==> flow/design.v <==
`timescale 1ns / 1ps
module Scrambler(
    input wire Clk,
    input wire Reset,
	 input wire En,
    input MAC_Data,
    output wire Scrambled_data
    );
	 reg [6:0] seed;              
	 wire Xored_seed = seed[3] ^ seed [6];
	 assign Scrambled_data = Xored_seed ^ MAC_Data;	
	 always@ (posedge Clk)begin
		if (Reset || ~En) begin
			seed <= 7'b1111111; 			 
		end
		else if (En)begin
			seed <= {seed[5:0] , Xored_seed};
		end
	 end
endmodule
`timescale 1ns / 1ps
module Scrambler_control(
    input wire Clk,
    input wire MAC_Data,
    input wire Reset,
	 input wire En,
    output reg Out
    );
	 wire Scrambled_data;
	 reg start_scramble ;
	 reg [6:0] Preamble_signal_length;
	 reg [11:0] FIFO;
	 Scrambler scrambler (
    .Clk(Clk), 
    .Reset(Reset), 
    .En(start_scramble), 
    .MAC_Data(FIFO[0]), 
    .Scrambled_data(Scrambled_data)
    );
	 always@(posedge Clk) begin
		 if (~En || Reset ) begin
			Out <= 1'b0;	 
			Preamble_signal_length <= 7'b0;
			start_scramble <= 1'b0;
			FIFO <= 12'b0; 
		 end
		 else if ( Preamble_signal_length < 7'd12 )begin
			Out <= 1'b1;
			FIFO[Preamble_signal_length] <= MAC_Data;
			Preamble_signal_length <= Preamble_signal_length + 1'b1;
		 end
		 else if ( Preamble_signal_length < 7'd36 ) begin
			Out <= FIFO[0];
			FIFO <= {MAC_Data,FIFO[11:1]};
			Preamble_signal_length <= Preamble_signal_length + 1'b1; 
		 end
		 else if ( Preamble_signal_length < 7'd84 ) begin
			start_scramble <= 1'b1;	 
			Out <= Scrambled_data;
			FIFO <={MAC_Data,FIFO[11:1]};
			Preamble_signal_length <= Preamble_signal_length + 1'b1; 
		 end 
		 else begin 
			Out <= 1'b0;
			FIFO <= 12'b0;	 
		 end
	 end
endmodule
`timescale 1ns / 1ps
module Encoder(
    input wire Data,
    input wire Clk,
    input wire Reset,
	 input wire EN,
    output wire Out
    );
	 parameter datalen = 48;
	 parameter indexsize = $clog2(2*datalen); 
	 parameter FIFOsize =100;
	 reg [FIFOsize:1] FIFO,NextFIFO;  
	 reg [6:1] shift;
	 reg [indexsize:1] in_index;
    always@ (Data , FIFO , shift , in_index)begin	
			NextFIFO = FIFO >> 1;
			if (in_index >= 1 && in_index <= FIFOsize)
				NextFIFO[in_index] = (Data ^ shift[1] ^ shift[2] ^ shift[4] ^ shift[5 ]);
			if (in_index+1 <= FIFOsize)
				NextFIFO[in_index+1] = (Data ^ shift[1] ^ shift[4] ^ shift[5] ^ shift[6]);
	 end
	 always@ (posedge Clk)begin
		if(Reset == 1'b1 || ~EN)begin
			shift <= 6'b0;  
			FIFO <= {FIFOsize{1'b0}};
			in_index <= {indexsize{1'b0}};
		end
		else begin
			FIFO <= NextFIFO;
			in_index <= in_index + 1'b1;
			shift <= {Data,shift[6:2]};
		end
	 end
	 assign Out = FIFO[1];
endmodule
`timescale 1ns / 1ps
module convencoder_control(
    input Clk,
    input Reset,
    input En,
	 input Data,
    output kout
    );
	 wire encoded_data;
	 reg start_endcode ;
	 reg [5:0] Signal_length;
	 reg [3:0] Preamble_detection;
	 reg [8:0] Data_lenght;
	 wire enable;
	 Encoder conv (
    .Data(Data), 
    .Clk(Clk), 
    .Reset(Reset), 
    .EN(start_endcode), 
    .Out(encoded_data));
	 always@ (posedge Clk)begin
		if (Reset || ~En)begin 
			start_endcode <= 1'b0;
			Preamble_detection <= 4'b0;
			Signal_length <= 6'b0;
		   Data_lenght <= 9'b0;
		end
		else if (Preamble_detection < 4'd12 && Preamble_detection != 12 )begin
			if (Data)begin
				Preamble_detection <= Preamble_detection + 1'b1;
			end
			else begin
				Preamble_detection <= 4'b0;
				end
		end
		else if (Signal_length < 5'd24) begin
			Signal_length <=  Signal_length + 1'b1;
		end	
		else if(Data_lenght < 96 ) begin
			start_endcode <=1;
			Data_lenght <= Data_lenght + 1'b1;
		end
		else
			start_endcode <=0;
	 end
	 assign enable = (Signal_length == 24)? 1'b1: 1'b0;
	 assign kout = (Reset || ~En)? 1'b0 :
						(Preamble_detection < 4'd12)?((Data)?1'b1:1'b0):
						(Signal_length < 5'd24)? Data:
						(Data_lenght < 96)?encoded_data:1'b0;
endmodule
`timescale 1ns / 1ps
module interleaver(
	 input wire Clk,
	 input wire Data,
	 input wire Reset,
	 input wire EN,
	 input wire [11:0] Size,
	 output wire Out
	 );
	 parameter Ncbps = 48;
	 parameter Nbpsc = 1;
	 parameter coding_rate = 1/2;
	 parameter OFDM_symbol = 1/2;
	 reg [96:1] in_data;			 
	 wire [2:0] sym_size;		 
	 wire [8:0] index;			 
	 reg [7:0] counter;			 
	 reg [6:0] index_out;		 
	 wire [1:0] s;					 
	 reg [6:0]temp_k;				 
	 reg [6:0]temp_x;				 
	 reg [6:0]temp_i;				 
	 integer j;
	 assign s = (Nbpsc/2 > 1)?Nbpsc/2:1;     
	 assign sym_size = (counter < 95)? 2'd0:   
							 (counter < 143)? 2'd1:
							 (counter < 191)? 2'd2:2'd3;
	 always@ (posedge Clk) begin
		if (~EN || Reset)begin															 
			in_data <= 96'b0;
			counter <= 8'b0;
			index_out <= 7'b0;
			temp_k <= 7'b0;
		end
		else if(counter < 192) begin			 
			if (counter < 96)												 
				in_data[counter+1] <= Data;													 
			if(counter >= 47)
				index_out <= index_out + 1'b1;  
			else
				temp_k <= temp_k + 1'b1;  													  
			counter <= counter + 1'b1;
		end	
		else
			counter <= 8'd200; 																 
	 end  
	 assign index = lut(index_out-48*sym_size) + 48*sym_size +1; 	 
	 assign Out = (counter < 40) ? 1'b0:												 
					  (counter < 143)? in_data[index] : 1'b0;
	 function [6:0] lut;
		input [6:0] a;
		reg [6:0] f_i;
		reg [6:0] f_x;
		begin
			f_i = (Ncbps>>4)*(a[3:0])+(a>>4);
			f_x = (s == 1)? 1'b0:(f_i+Ncbps-((86*Ncbps)/256));
			lut = (a < 48) ? s*(f_i>>(s-1))+f_x : 7'd0;
		end
	 endfunction
endmodule
`timescale 1ns / 1ps
module control_interleaver(
    input Clk,
    input Reset,
    input En,
	 input Data,
    output reg Out
    );
	 wire interleaved_data ;
	 reg start_Interleaver ;
	 reg [5:0] Signal_length;
	 reg [3:0] Preamble_detection;
	 reg [8:0] Data_lenght;
	 reg [8:0] counter;
	 wire enable;
	 reg [35:0] shiftreg; 
	 wire [11:0] size;
	 assign size = 96;
	 reg [5:0] out_index;
	interleaver interleaver (
    .Clk(Clk), 
    .Data(Data), 
    .Reset(Reset), 
    .EN(start_Interleaver), 
    .Size(size), 
    .Out(interleaved_data)
    );
	 always@ (posedge Clk)begin
		if (Reset || ~En)begin 
			start_Interleaver <= 1'b0;
			Preamble_detection <= 4'b0;
			Signal_length <= 6'b0;
		   Data_lenght <= 9'b0;
			counter <= 9'b0;
			shiftreg <= 36'b0;
			Out <= 1'b0;
			out_index <= 6'b0;
		end
		else if (Preamble_detection < 4'd12 )begin
			if (Data)begin
				Preamble_detection <= Preamble_detection + 1'b1;
				Out <= 1'b0;
				shiftreg[Preamble_detection] <= 1'b1;
			end
			else begin
				Preamble_detection <= 4'b0;
				Out <= 1'b0;
				shiftreg[Preamble_detection] <= 1'b0;
				end
		end
		else if (Signal_length < 5'd24) begin
			Signal_length <=  Signal_length + 1'b1;
			shiftreg[Preamble_detection + Signal_length] <= Data;
			if (Signal_length > 5'd1)begin
				Out <= shiftreg[out_index];
				out_index <= out_index + 1'b1;
			end
		end	
		else if (Data_lenght < 9'd96 && counter < 14)begin
			counter <= counter + 1'b1;
			start_Interleaver <=1;
			Out <= shiftreg[out_index];
			out_index <= out_index + 1'b1;
		end
		else if(Data_lenght < 9'd96 && counter < 192 ) begin
			Out <= interleaved_data ;
			start_Interleaver <=1;
			Data_lenght <= Data_lenght + 1'b1;
		end
		else
			Out <= 1'b0;
	 end
	 assign enable = (Signal_length == 24)? 1'b1: 1'b0;
endmodule
`timescale 1ns / 1ps
module deinterleaver(
	 input wire Clk,
	 input wire Data,
	 input wire Reset,
	 input wire EN,
	 input wire [11:0] Size,
	 output wire Out
	 );
	 parameter Ncbps = 48;
	 parameter Nbpsc = 1;
	 parameter x = 16/Ncbps;
	 reg [96:1] in_data;
	 wire [2:0] sym_size;
	 wire [8:0] index;
	 reg [7:0] counter;
	 reg [6:0] k;
	 reg [6:0] index_out;
	 wire [1:0] s;
	 reg [6:0]temp_k;
	 reg [6:0]temp_x;
	 reg [6:0]temp_i;
	 integer j;
	 assign s = (Nbpsc/2 > 1)?Nbpsc/2:1;     
	 assign sym_size = (counter < 95)? 2'd0:
							 (counter < 143)? 2'd1:
							 (counter < 191)? 2'd2:2'd3;
	 always@ (posedge Clk) begin
		if (~EN || Reset)begin
			in_data <= 96'b0;
			counter <= 8'b0;
			index_out <= 7'b0;
			temp_k <= 7'b0;
		end
		else if(counter < 192) begin
			if (counter < 96)												 
				in_data[counter+1] <= Data;
			if(counter >= 47)
				index_out <= index_out + 1'b1;
			else
				temp_k <= temp_k + 1'b1; 
			counter <= counter + 1'b1;
		end	
		else
			counter <= 8'd200;
	 end  
	 assign index = (counter < 160)? lut(index_out-48*sym_size) + 48*sym_size +1 : 1'b0; 
	 assign Out = (counter < 40) ? 1'b0:
					  (counter < 143)? in_data[index] : 1'b0;
	 function [6:0] lut;
		input [6:0] a;
		begin
			lut = (a < 48) ? 16*a - (Ncbps-1)*((a*86)/256) : 7'd0;
		end
	 endfunction
endmodule
`timescale 1ns / 1ps
module control_deinterleaver(
    input Clk,
    input Reset,
    input En,
	 input Data,
    output reg Out
    );
	 wire deinterleaved_data ;
	 reg start_Denterleaver ;
	 reg [5:0] Signal_length;
	 reg [3:0] Preamble_detection;
	 reg [8:0] Data_lenght;
	 reg [8:0] counter;
	 wire enable;
	 reg [35:0] shiftreg; 
	 wire [11:0] size;
	 assign size = 96;
	 reg [5:0] out_index;
	 deinterleaver deinterleaver (
    .Clk(Clk), 
    .Data(Data), 
    .Reset(Reset), 
    .EN(start_Denterleaver), 
    .Size(size), 
    .Out(deinterleaved_data)
    );
	 always@ (posedge Clk)begin
		if (Reset || ~En)begin 
			start_Denterleaver <= 1'b0;
			Preamble_detection <= 4'b0;
			Signal_length <= 6'b0;
		   Data_lenght <= 9'b0;
			counter <= 9'b0;
			shiftreg <= 36'b0;
			Out <= 1'b0;
			out_index <= 6'b0;
		end
		else if (Preamble_detection < 4'd12 )begin
			if (Data)begin
				Preamble_detection <= Preamble_detection + 1'b1;
				Out <= 1'b0;
				shiftreg[Preamble_detection] <= 1'b1;
			end
			else begin
				Preamble_detection <= 4'b0;
				Out <= 1'b0;
				shiftreg[Preamble_detection] <= 1'b0;
				end
		end
		else if (Signal_length < 5'd24) begin
			Signal_length <=  Signal_length + 1'b1;
			shiftreg[Preamble_detection + Signal_length] <= Data;
			end
		else if (Data_lenght < 9'd96 && counter < 48)begin
			counter <= counter + 1'b1;
			start_Denterleaver <=1;
			if (counter > 12)begin
				Out <= shiftreg[out_index];
				out_index <= out_index + 1'b1;
			end
		end
		else if(Data_lenght < 9'd96 && counter < 192 ) begin
			Out <= deinterleaved_data ;
			start_Denterleaver <=1;
			Data_lenght <= Data_lenght + 1'b1;
		end
		else
			Out <= 1'b0;
	 end
	 assign enable = (Signal_length == 24)? 1'b1: 1'b0;
endmodule
`timescale 1ns / 1ps
module Viterbidecoder(
    input wire Data,
    input wire Clk,
	 input wire EN,
    input wire Reset,
    output wire Out
    );
	 parameter in_size = 96;
	 parameter out_sise = 48;
	 reg flag_outputmod;									 
	 reg [47:0] outreg;     							 
	 reg [10:1] counter; 								 
	 reg [in_size-1:0] FIFO;							 
	 reg [6:1] CS,NS;        
	 reg [2:1] out0,out1,cost0,cost1;   			  
	 reg flag;												  
	 always@ (posedge Clk) begin
		if (Reset == 1'b1 || ~EN)	begin
			CS <= 6'b0;
			outreg <=48'b0;
			flag_outputmod <=0;
			counter <= 10'b0;
			FIFO <= {in_size{1'b0}};
			flag <=0;
		end
		else if ( counter < in_size && flag == 0 ) begin
			FIFO[counter] <= Data;
			if (counter == in_size -1)
				flag <=1;
			else	
				counter <= counter + 1'b1;
		end
		else if ( counter < 2*in_size && flag == 1)begin
					if (counter >= in_size && counter < in_size + 48)	 
						outreg[counter-in_size] <= CS[6];
					CS <= NS;
				   FIFO <= FIFO >> 2;
					counter <= counter + 1;
		end
		else if ( counter < (2*in_size+out_sise) && flag == 1) begin
			 flag_outputmod <=1;
			 outreg <= outreg>>1;
		end
	 end
	always@(*) begin
			out0[1] = 1'b0 ^ CS[1] ^ CS[2] ^ CS[4] ^ CS[5];
			out0[2] = 1'b0 ^ CS[1] ^ CS[4] ^ CS[5] ^ CS[6];
			cost0 = (FIFO[1]^out0[1]) + (FIFO[2]^out0[2]);
			out1[1] = 1'b1 ^ CS[1] ^ CS[2] ^ CS[4] ^ CS[5];
			out1[2] = 1'b1 ^ CS[1] ^ CS[4] ^ CS[5] ^ CS[6];
			cost1 = (FIFO[1]^out1[1]) + (FIFO[2]^out1[2]); 
			if(cost0 <= cost1)
				NS = {1'b0,CS[6:2]};
			else
				NS = {1'b1,CS[6:2]};
	end
	 assign Out = outreg[0];
endmodule
`timescale 1ns / 1ps
module viterbicontrol(
    input Clk,
    input Reset,
    input En,
	 input Data,
    output reg Out
    );
	 wire viterbied_data ;
	 reg start_Viterbi ;
	 reg [5:0] Signal_length;
	 reg [3:0] Preamble_detection;
	 reg [8:0] Data_lenght;
	 reg [8:0] counter;
	 wire enable;
	 reg [35:0] shiftreg; 
	 Viterbidecoder Viterbi (
    .Data(Data), 
    .Clk(Clk), 
    .EN(start_Viterbi), 
    .Reset(Reset), 
    .Out(viterbied_data)
    );
	 always@ (posedge Clk)begin
		if (Reset || ~En)begin 
			start_Viterbi <= 1'b0;
			Preamble_detection <= 4'b0;
			Signal_length <= 6'b0;
		   Data_lenght <= 9'b0;
			counter <= 9'b0;
			shiftreg <= 36'b0;
			Out <= 1'b0;
		end
		else if (Preamble_detection < 4'd12 )begin
			if (Data)begin
				Preamble_detection <= Preamble_detection + 1'b1;
				Out <= 1'b0;
				shiftreg[Preamble_detection] <= 1'b1;
			end
			else begin
				Preamble_detection <= 4'b0;
				Out <= 1'b0;
				shiftreg[Preamble_detection] <= 1'b0;
				end
		end
		else if (Signal_length < 5'd24) begin
			Signal_length <=  Signal_length + 1'b1;
			Out <= 1'b0;
			shiftreg[Preamble_detection + Signal_length] <= Data;
		end	
		else if (Data_lenght < 9'd96 && counter < 156)begin
			Out <= 1'b0;
			start_Viterbi <=1;
			Data_lenght <= Data_lenght + 1'b1;
			counter <= counter + 1'b1;
		end
		else if(counter < 156)
			counter <= counter + 1'b1;
		else if (Signal_length == 5'd24 && counter < 192) begin
			Out <= shiftreg[0];
			shiftreg <= shiftreg >> 1 ;
			counter <= counter + 1'b1;
			Data_lenght <= 9'b0;		
		end
		else if(Data_lenght < 9'd96 && counter == 192 ) begin
			Out <= viterbied_data ;
			start_Viterbi <=1;
			Data_lenght <= Data_lenght + 1'b1;
		end
		else
			Out <= 1'b0;
	 end
	 assign enable = (Signal_length == 24)? 1'b1: 1'b0;
endmodule
`timescale 1ns / 1ps
module Descrambler(
    input wire Clk,
    input wire Reset,
    input wire Scrambled_Data,
    input wire En,
    output wire Descrambled_Data
    );
	 reg [2:0] counter_intial_seed;
	 reg [6:0] seed;
	 assign Descrambled_Data = (counter_intial_seed > 7'd6)?Scrambled_Data^seed[6]^seed[3]:1'b0;
	 always@(posedge Clk)begin
		if( ~En || Reset )begin
			seed <= 7'b0;
			counter_intial_seed <= 3'b0;
		end
		else if ( En )begin 
			if (counter_intial_seed < 3'd7)begin
				seed <= {seed[5:0],Scrambled_Data};
				counter_intial_seed <= counter_intial_seed+1;
			end 
			else 
				seed <= { seed[5:0] , seed[6]^seed[3] };
		end
	 end
endmodule
`timescale 1ns / 1ps
module Descrambler_control(
    input Clk,
    input Reset,
    input En,
	 input Data,
    output reg Out
    );
	 wire Descrambled_data;
	 reg start_Descramble ;
	 reg [5:0] Signal_length;
	 reg [3:0] Preamble_detection;
	 reg [6:0] Data_lenght;
	Descrambler descrambler (
		 .Clk(Clk), 
		 .Reset(Reset), 
		 .Scrambled_Data(Data), 
		 .En(start_Descramble), 
		 .Descrambled_Data(Descrambled_data)
		 ); 
	 always@ (posedge Clk)begin
		if (Reset || ~En)begin 
			start_Descramble <= 1'b0;
			Preamble_detection <= 4'b0;
			Signal_length <= 6'b0;
		   Data_lenght <= 7'b0;
			Out <= 1'b0;
		end
		else if (Preamble_detection < 4'd12 )begin
			if (Data)begin
				Preamble_detection <= Preamble_detection + 1'b1;
				Out <= 1'b0;
			end
			else
				Preamble_detection <= 4'b0;
		end
		else if (Signal_length < 5'd24) begin
			Signal_length <=  Signal_length + 1'b1;
			Out <= Data;
		end	
		else if(Data_lenght < 6'd48 ) begin
			Out <= Descrambled_data;
			start_Descramble <=1;
			Data_lenght <= Data_lenght + 1'b1;
		end
		else
			Out <= 1'b0;
	 end
endmodule
`timescale 1ns / 1ps
module Topmodule(
    input wire Clk,
    input wire Data,
    input wire Reset,
    input wire En,
    output reg Out
    );
	 wire Out_scrambler;
	 wire Out_descrambler;
	 wire Out_convendcoder;
	 wire Out_viterbi;
	 wire Out_interleaver;
	 wire Out_deinterleaver;
	 reg [9:0] counter;
	 Scrambler_control Scrambler (
    .Clk(Clk), 
    .MAC_Data(Data), 
    .Reset(Reset), 
    .En(En), 
    .Out(Out_scrambler)
    );
	 convencoder_control convendcoder (
    .Clk(Clk), 
    .Reset(Reset), 
    .En(En), 
    .Data(Out_scrambler), 
    .kout(Out_convendcoder)
    );
	 control_interleaver interleaved (
    .Clk(Clk), 
    .Reset(Reset), 
    .En(En), 
    .Data(Out_convendcoder), 
    .Out(Out_interleaver)
    );
	 control_deinterleaver deinterleaved (
    .Clk(Clk), 
    .Reset(Reset), 
    .En(En), 
    .Data(Out_interleaver), 
    .Out(Out_deinterleaver) 
    );
	 viterbicontrol vit (
    .Data(Out_deinterleaver), 
    .Clk(Clk), 
    .En(En), 
    .Reset(Reset), 
    .Out(Out_viterbi)
    );
	 Descrambler_control Descrambler (
    .Clk(Clk),  
    .Reset(Reset), 
    .En(En), 
    .Data(Out_viterbi), 
    .Out(Out_descrambler)
    );
	always@ (posedge Clk)begin
		if(~En || Reset) begin
			Out <= 1'b0;
			counter <= 10'b0;
		end
		else 
			Out <= Out_descrambler;
	end
endmodule
# Reports on Topmodule
# The steps from the RTL of Topmodule to its reports follow in flow order.
# Line numbers count from 1 in the design file above.
# Operators carry their Yosys type and port widths (W data, S select, Z words).
# The mark - stands for no value.
# design
top_module	Topmodule
clk_port	Clk
library	sky130hd
pvt_corner	tt_025C_1v80

# Elaborated design
# Counts by Yosys on the flattened word-level netlist (proc, flatten, opt, wreduce; memories kept). Register bits leave out memories and registers merged into their read ports (data or address). Print and check cells are left out.
# op_classes
n_mul	5
muxes	91
n_eq	13
reduce_and_logical	68
compare	54
bitwise	96
shifts	30
n_addsub	65
# op_table
operator	n
$mux W36	12
$or A36 B36 Y36	9
$and A96 B96 Y96	3
$or A96 B96 Y96	3
$not A96 Y96	3
$shift A1 B5 Y36 const A	6
$and A36 B36 Y36	6
$not A36 Y36	6
$or A100 B100 Y100	2
$not A100 Y100	2
$mux W100	2
$shift A1 B33 Y96	2
$shift A1 B33 Y96 const A	2
$shiftx A96 B10 Y1	2
$mux W96	2
$mux W48	3
$shift A1 B7 Y36	3
$shift A1 B7 Y36 const A	3
$shift A1 B32 Y100	1
$shift A1 B32 Y100 const A	1
$shift A1 B33 Y100	1
$shift A1 B33 Y100 const A	1
$and A100 B100 Y100	1
$and A99 B100 Y100	1
$shift A1 B11 Y96	1
$shift A1 B11 Y96 const A	1
$add A9 B1 Y9 const B	9
$mul A7 B6 Y13 const B	1
# Not listed: further kinds 91, cells in them 333.
# bits
wordCells	478
output_inout_bits	1
inputBits	4
ff_bits	784

# Longest topological paths
# Longest topological path by Yosys (ltp), each cell counted once; first at word level (registers and memories cut), then after technology mapping (sequential cells cut; the memories' decode and read muxes count).
# logic_depth
ltp_word	19
abc_area	0
depth_mapped	47
ltp_nobuf	46

# After synthesis
# Source: synth_stat.txt of the flow (Yosys; design flattened, memories mapped). It holds for the ABC_AREA given above (unset counts as 0); a run with the other value may have another netlist.
# Totals and module areas in this step are rounded.
# types
cell	n	area_total_um2
sky130_fd_sc_hd__dfxtp_1	783	1.57E+04
sky130_fd_sc_hd__nand2_1	779	2.92E+03
sky130_fd_sc_hd__a21oi_1	519	2.6E+03
sky130_fd_sc_hd__mux2i_1	229	2.29E+03
sky130_fd_sc_hd__nor2_1	535	2.01E+03
sky130_fd_sc_hd__ha_1	160	2001.92
sky130_fd_sc_hd__o21ai_0	400	2001.92
sky130_fd_sc_hd__clkbuf_1	372	1.4E+03
sky130_fd_sc_hd__nand3_1	248	1241.19
sky130_fd_sc_hd__xnor2_1	110	963.424
sky130_fd_sc_hd__mux4_2	38	855.821
sky130_fd_sc_hd__xor2_1	90	788.256
sky130_fd_sc_hd__a31oi_1	122	763.232
sky130_fd_sc_hd__nor3_1	130	650.624
sky130_fd_sc_hd__nand4_1	103	644.368
sky130_fd_sc_hd__mux2_2	57	641.866
sky130_fd_sc_hd__a211oi_1	84	630.605
sky130_fd_sc_hd__or3_1	87	544.272
# Not listed: further types 85, cells in them 1020.
# mapped
synth_area_um2	46330
ff_cells	783
buffers	431
seqArea_um2	15680
mapped_cells	5866
# By module: a second synthesis without flattening, with its own total; a netlist apart from the flattened one above.
# hier_totals
hier_cells	6110
area_unflattened_um2	49550
# Each row is one instance without its submodules.
# by_module
module	mod_area_um2	n_cells	mod_seq_area_um2	instances
Viterbidecoder	10620	1478	3203	1
Encoder	7821	968	2262	1
deinterleaver	7691	931	2222	1
interleaver	6750	796	2222	1
viterbicontrol	4427	555	1321	1
control_interleaver	4227	475	1441	1
control_deinterleaver	4218	477	1441	1
Scrambler_control	1428	181	420.4	1
convencoder_control	909.6	104	400.4	1
Descrambler_control	842.1	93	380.4	1
Descrambler	376.6	33	200.2	1
Scrambler	206.4	17	140.1	1
Topmodule	28.8	2	20.0	1

# Worst setup path after synthesis
# Path of least setup slack by OpenSTA after synthesis, without wires, with an ideal clock, recovery checks aside; 20% of the period is set as input and as output delay. Where synthesis merged equal registers, the netlist keeps one of their names.
# synth_path
kind	reg2reg
start	reg deinterleaved.deinterleaver.counter[0]
end	reg deinterleaved.Out
slack_ps	2220
delay_ps	9779
path_stages	45
path_buffers	0
arrival_ps	9663
period_ps	12000
launch_ps	0
t_required_ps	11884
setup_time_ps	116
synth_period_reached_ps	9780
# "delay_ps" = arrival - input delay + setup time.
# "path_stages" counts driving pins, that of a launching flip-flop among them; a cell with two outputs on the path counts twice.
# "synth_period_reached_ps" is the clock period less the worst setup slack; recovery checks do not enter. This is arithmetic on one report: input and output delays are still those of the set period (20% each).
# The rows between start and end are the longest chain of elaborated cells between them; the timing report does not say that the signal goes this way. Where chains are equally long, one stands for them.
# Each line given opens the expression or statement behind the cell; cells for indexed reads and writes are added by Yosys, which also makes memories of some case tables.
# A register here has more assigning lines than the two given.
# synth_between
cell_sequence	sky130_fd_sc_hd__dfxtp_1 -> sky130_fd_sc_hd__ha_1 -> sky130_fd_sc_hd__and3_1 -> sky130_fd_sc_hd__nand3_1 -> sky130_fd_sc_hd__and3_1 -> sky130_fd_sc_hd__ha_1 -> sky130_fd_sc_hd__inv_1 -> sky130_fd_sc_hd__fa_1 -> sky130_fd_sc_hd__xor3_2 -> sky130_fd_sc_hd__ha_1 -> sky130_fd_sc_hd__inv_1 -> sky130_fd_sc_hd__fa_1 -> sky130_fd_sc_hd__inv_1 -> sky130_fd_sc_hd__fa_1 -> sky130_fd_sc_hd__ha_1 -> sky130_fd_sc_hd__or3_1 -> sky130_fd_sc_hd__o221ai_1 -> sky130_fd_sc_hd__nor2b_1 -> [9 not listed] -> sky130_fd_sc_hd__inv_1 -> sky130_fd_sc_hd__fa_1 -> sky130_fd_sc_hd__inv_1 -> sky130_fd_sc_hd__fa_1 -> sky130_fd_sc_hd__inv_1 -> sky130_fd_sc_hd__ha_1 -> sky130_fd_sc_hd__xor2_1 -> sky130_fd_sc_hd__nor2_1 -> sky130_fd_sc_hd__ha_1 -> sky130_fd_sc_hd__nand2b_1 -> sky130_fd_sc_hd__nor4_1 -> sky130_fd_sc_hd__nand3b_1 -> sky130_fd_sc_hd__and3_1 -> sky130_fd_sc_hd__o21ai_1 -> sky130_fd_sc_hd__xor2_1 -> sky130_fd_sc_hd__nand3_1 -> sky130_fd_sc_hd__a211o_1 -> sky130_fd_sc_hd__a41o_1
elab_chain_len	19
cells_between	24
classes_between	add/sub: 5; mul: 3; compare: 6; shift: 1; mux: 9
# synth_rtl
item	line_no	text
from (decl)	304	reg [7:0] counter;
from (assign)	319	counter <= 8'b0;
from (assign)	330	counter <= counter + 1'b1;
$lt A8 B8 Y1	315	(counter < 191)? 2'd2:2'd3;
$mux W1	315
$mux W2	314	(counter < 143)? 2'd1:
$mux W2	313	assign sym_size = (counter < 95)? 2'd0:
$mul A2 B2 Y4	335	assign index = (counter < 160)? lut(index_out-48*sym_size) + 48*sym_size +1 : 1'b0;
$sub A7 B7 Y7	335
$mul A7 B6 Y13	341	lut = (a < 48) ? 16*a - (Ncbps-1)*((a*86)/256) : 7'd0;
[5 not listed]	-
$mux W9	335
$sub A9 B1 Y10	-
$shiftx A96 B10 Y1	337	(counter < 143)? in_data[index] : 1'b0;
$mux W1	337
$mux W1	336	assign Out = (counter < 40) ? 1'b0:
$mux W1	407	else if(Data_lenght < 9'd96 && counter < 192 ) begin
$mux W1	399	else if (Data_lenght < 9'd96 && counter < 48)begin
to (assign)	403	Out <= shiftreg[out_index];
to (assign)	408	Out <= deinterleaved_data ;
to (decl)	351	output reg Out

# Path in the finished layout
# Path of least setup slack in the final report of job 1 (OpenROAD, finished layout, wires in). Where an end is a register, its clock arrival counts in the times.
# The path's times are printed in steps of 10 ps; the period is the one set.
# layout_path
kind	reg2reg
start	reg deinterleaved.deinterleaver.counter[4]
end	reg deinterleaved.Out
launch_ps	660
t_required_ps	9250
path_stages	46
setup_time_ps	100
path_buffers	2
period_ps	8690
slack_ps	-620
arrival_ps	9870
# The rows between start and end are the longest chain of elaborated cells between them; the timing report does not say that the signal goes this way. Where chains are equally long, one stands for them.
# A register here has more assigning lines than the two given.
# layout_between
cell_sequence	sky130_fd_sc_hd__dfxtp_1 -> sky130_fd_sc_hd__clkbuf_4 -> sky130_fd_sc_hd__nor2_4 -> sky130_fd_sc_hd__nand3_1 -> sky130_fd_sc_hd__and3_4 -> sky130_fd_sc_hd__ha_4 -> sky130_fd_sc_hd__inv_4 -> sky130_fd_sc_hd__fa_2 -> sky130_fd_sc_hd__clkinvlp_4 -> sky130_fd_sc_hd__ha_1 -> sky130_fd_sc_hd__ha_1 -> sky130_fd_sc_hd__inv_1 -> sky130_fd_sc_hd__fa_1 -> sky130_fd_sc_hd__inv_1 -> sky130_fd_sc_hd__ha_1 -> sky130_fd_sc_hd__or3_4 -> sky130_fd_sc_hd__o221ai_4 -> sky130_fd_sc_hd__nor2b_4 -> [10 not listed] -> sky130_fd_sc_hd__inv_2 -> sky130_fd_sc_hd__fa_1 -> sky130_fd_sc_hd__inv_1 -> sky130_fd_sc_hd__fa_1 -> sky130_fd_sc_hd__inv_2 -> sky130_fd_sc_hd__ha_4 -> sky130_fd_sc_hd__xor2_1 -> sky130_fd_sc_hd__nor2_1 -> sky130_fd_sc_hd__ha_1 -> sky130_fd_sc_hd__nand2b_1 -> sky130_fd_sc_hd__nor4_4 -> sky130_fd_sc_hd__nand3b_1 -> sky130_fd_sc_hd__and3_1 -> sky130_fd_sc_hd__o21ai_2 -> sky130_fd_sc_hd__xor2_2 -> sky130_fd_sc_hd__nand3_1 -> sky130_fd_sc_hd__a211o_1 -> sky130_fd_sc_hd__a41o_1
elab_chain_len	19
cells_between	24
classes_between	add/sub: 5; mul: 3; compare: 6; shift: 1; mux: 9
# layout_rtl
item	line_no	text
from (decl)	304	reg [7:0] counter;
from (assign)	319	counter <= 8'b0;
from (assign)	330	counter <= counter + 1'b1;
$lt A8 B8 Y1	315	(counter < 191)? 2'd2:2'd3;
$mux W1	315
$mux W2	314	(counter < 143)? 2'd1:
$mux W2	313	assign sym_size = (counter < 95)? 2'd0:
$mul A2 B2 Y4	335	assign index = (counter < 160)? lut(index_out-48*sym_size) + 48*sym_size +1 : 1'b0;
$sub A7 B7 Y7	335
$mul A7 B6 Y13	341	lut = (a < 48) ? 16*a - (Ncbps-1)*((a*86)/256) : 7'd0;
[5 not listed]	-
$mux W9	335
$sub A9 B1 Y10	-
$shiftx A96 B10 Y1	337	(counter < 143)? in_data[index] : 1'b0;
$mux W1	337
$mux W1	336	assign Out = (counter < 40) ? 1'b0:
$mux W1	407	else if(Data_lenght < 9'd96 && counter < 192 ) begin
$mux W1	399	else if (Data_lenght < 9'd96 && counter < 48)begin
to (assign)	403	Out <= shiftreg[out_index];
to (assign)	408	Out <= deinterleaved_data ;
to (decl)	351	output reg Out

# Design Topmodule on sky130hd. What follows are 3 stored runs of the flow, each under its own settings; their order means nothing. The constraints put input and output delay at 20% of the set period each and load the outputs with 0.01 pF.
# "period_reached_ps" is the run's clock period less its worst setup slack. It is reckoned from that one timing run; input and output delays stay at 20% of the period that was set.
# "worstPathTime_ps" means the part of the period allowed to the worst setup path (the constraints hold back 20% at inputs and 20% at outputs) less its slack; where the path has registers, the arrival times of their clocks count too.
# "totalPower_mw": no workload was simulated; the value follows from the tool's default switching activity.
# "worstPathTime_ps" is given in steps of 10 ps.
# The measured numbers are rounded.
# Among the settings, - means not set for that run.
name,job 1,job 2,job 3
CORE_UTILIZATION,40,23,40
GPL_TIMING_DRIVEN,0,0,-
MAX_ROUTING_LAYER,met4,-,-
SETUP_SLACK_MARGIN,1.5,-0.66,-
TNS_END_PERCENT,65,-,-
period_ns,8.69,8.33,7.4
CAP_MARGIN,20,30,20
CORE_MARGIN,2,6,2
SLEW_MARGIN,20,40,20
ABC_AREA,-,0,-
CELL_PAD_IN_SITES_DETAIL_PLACEMENT,-,2,-
CELL_PAD_IN_SITES_GLOBAL_PLACEMENT,-,2,-
CORE_ASPECT_RATIO,-,1.85,-
CTS_CLUSTER_DIAMETER,-,101,-
CTS_CLUSTER_SIZE,-,46,-
GPL_ROUTABILITY_DRIVEN,-,0,-
HOLD_SLACK_MARGIN,-,0.04,-
MIN_ROUTING_LAYER,-,met2,-
PLACE_DENSITY_LB_ADDON,-,0.23,-
worst_setup_slack_ps,-619,-1450,-1909
post_synth_area_um2,46330,46330,46330
design_die_area_um2,118600,212900,118600
final_setup_tns_ps,-619,-1450,-1909
final_cell_area_um2,51740,52310,51220
period_reached_ps,9309,9780,9309
fin_hold_ws_ps,404,417,404
worstPathTime_ps,9310,9780,9310
critical_path_type,reg2reg,reg2reg,reg2reg
utilization_frac,0.451,0.262,0.447
totalPower_mw,7.501,6.577,8.814
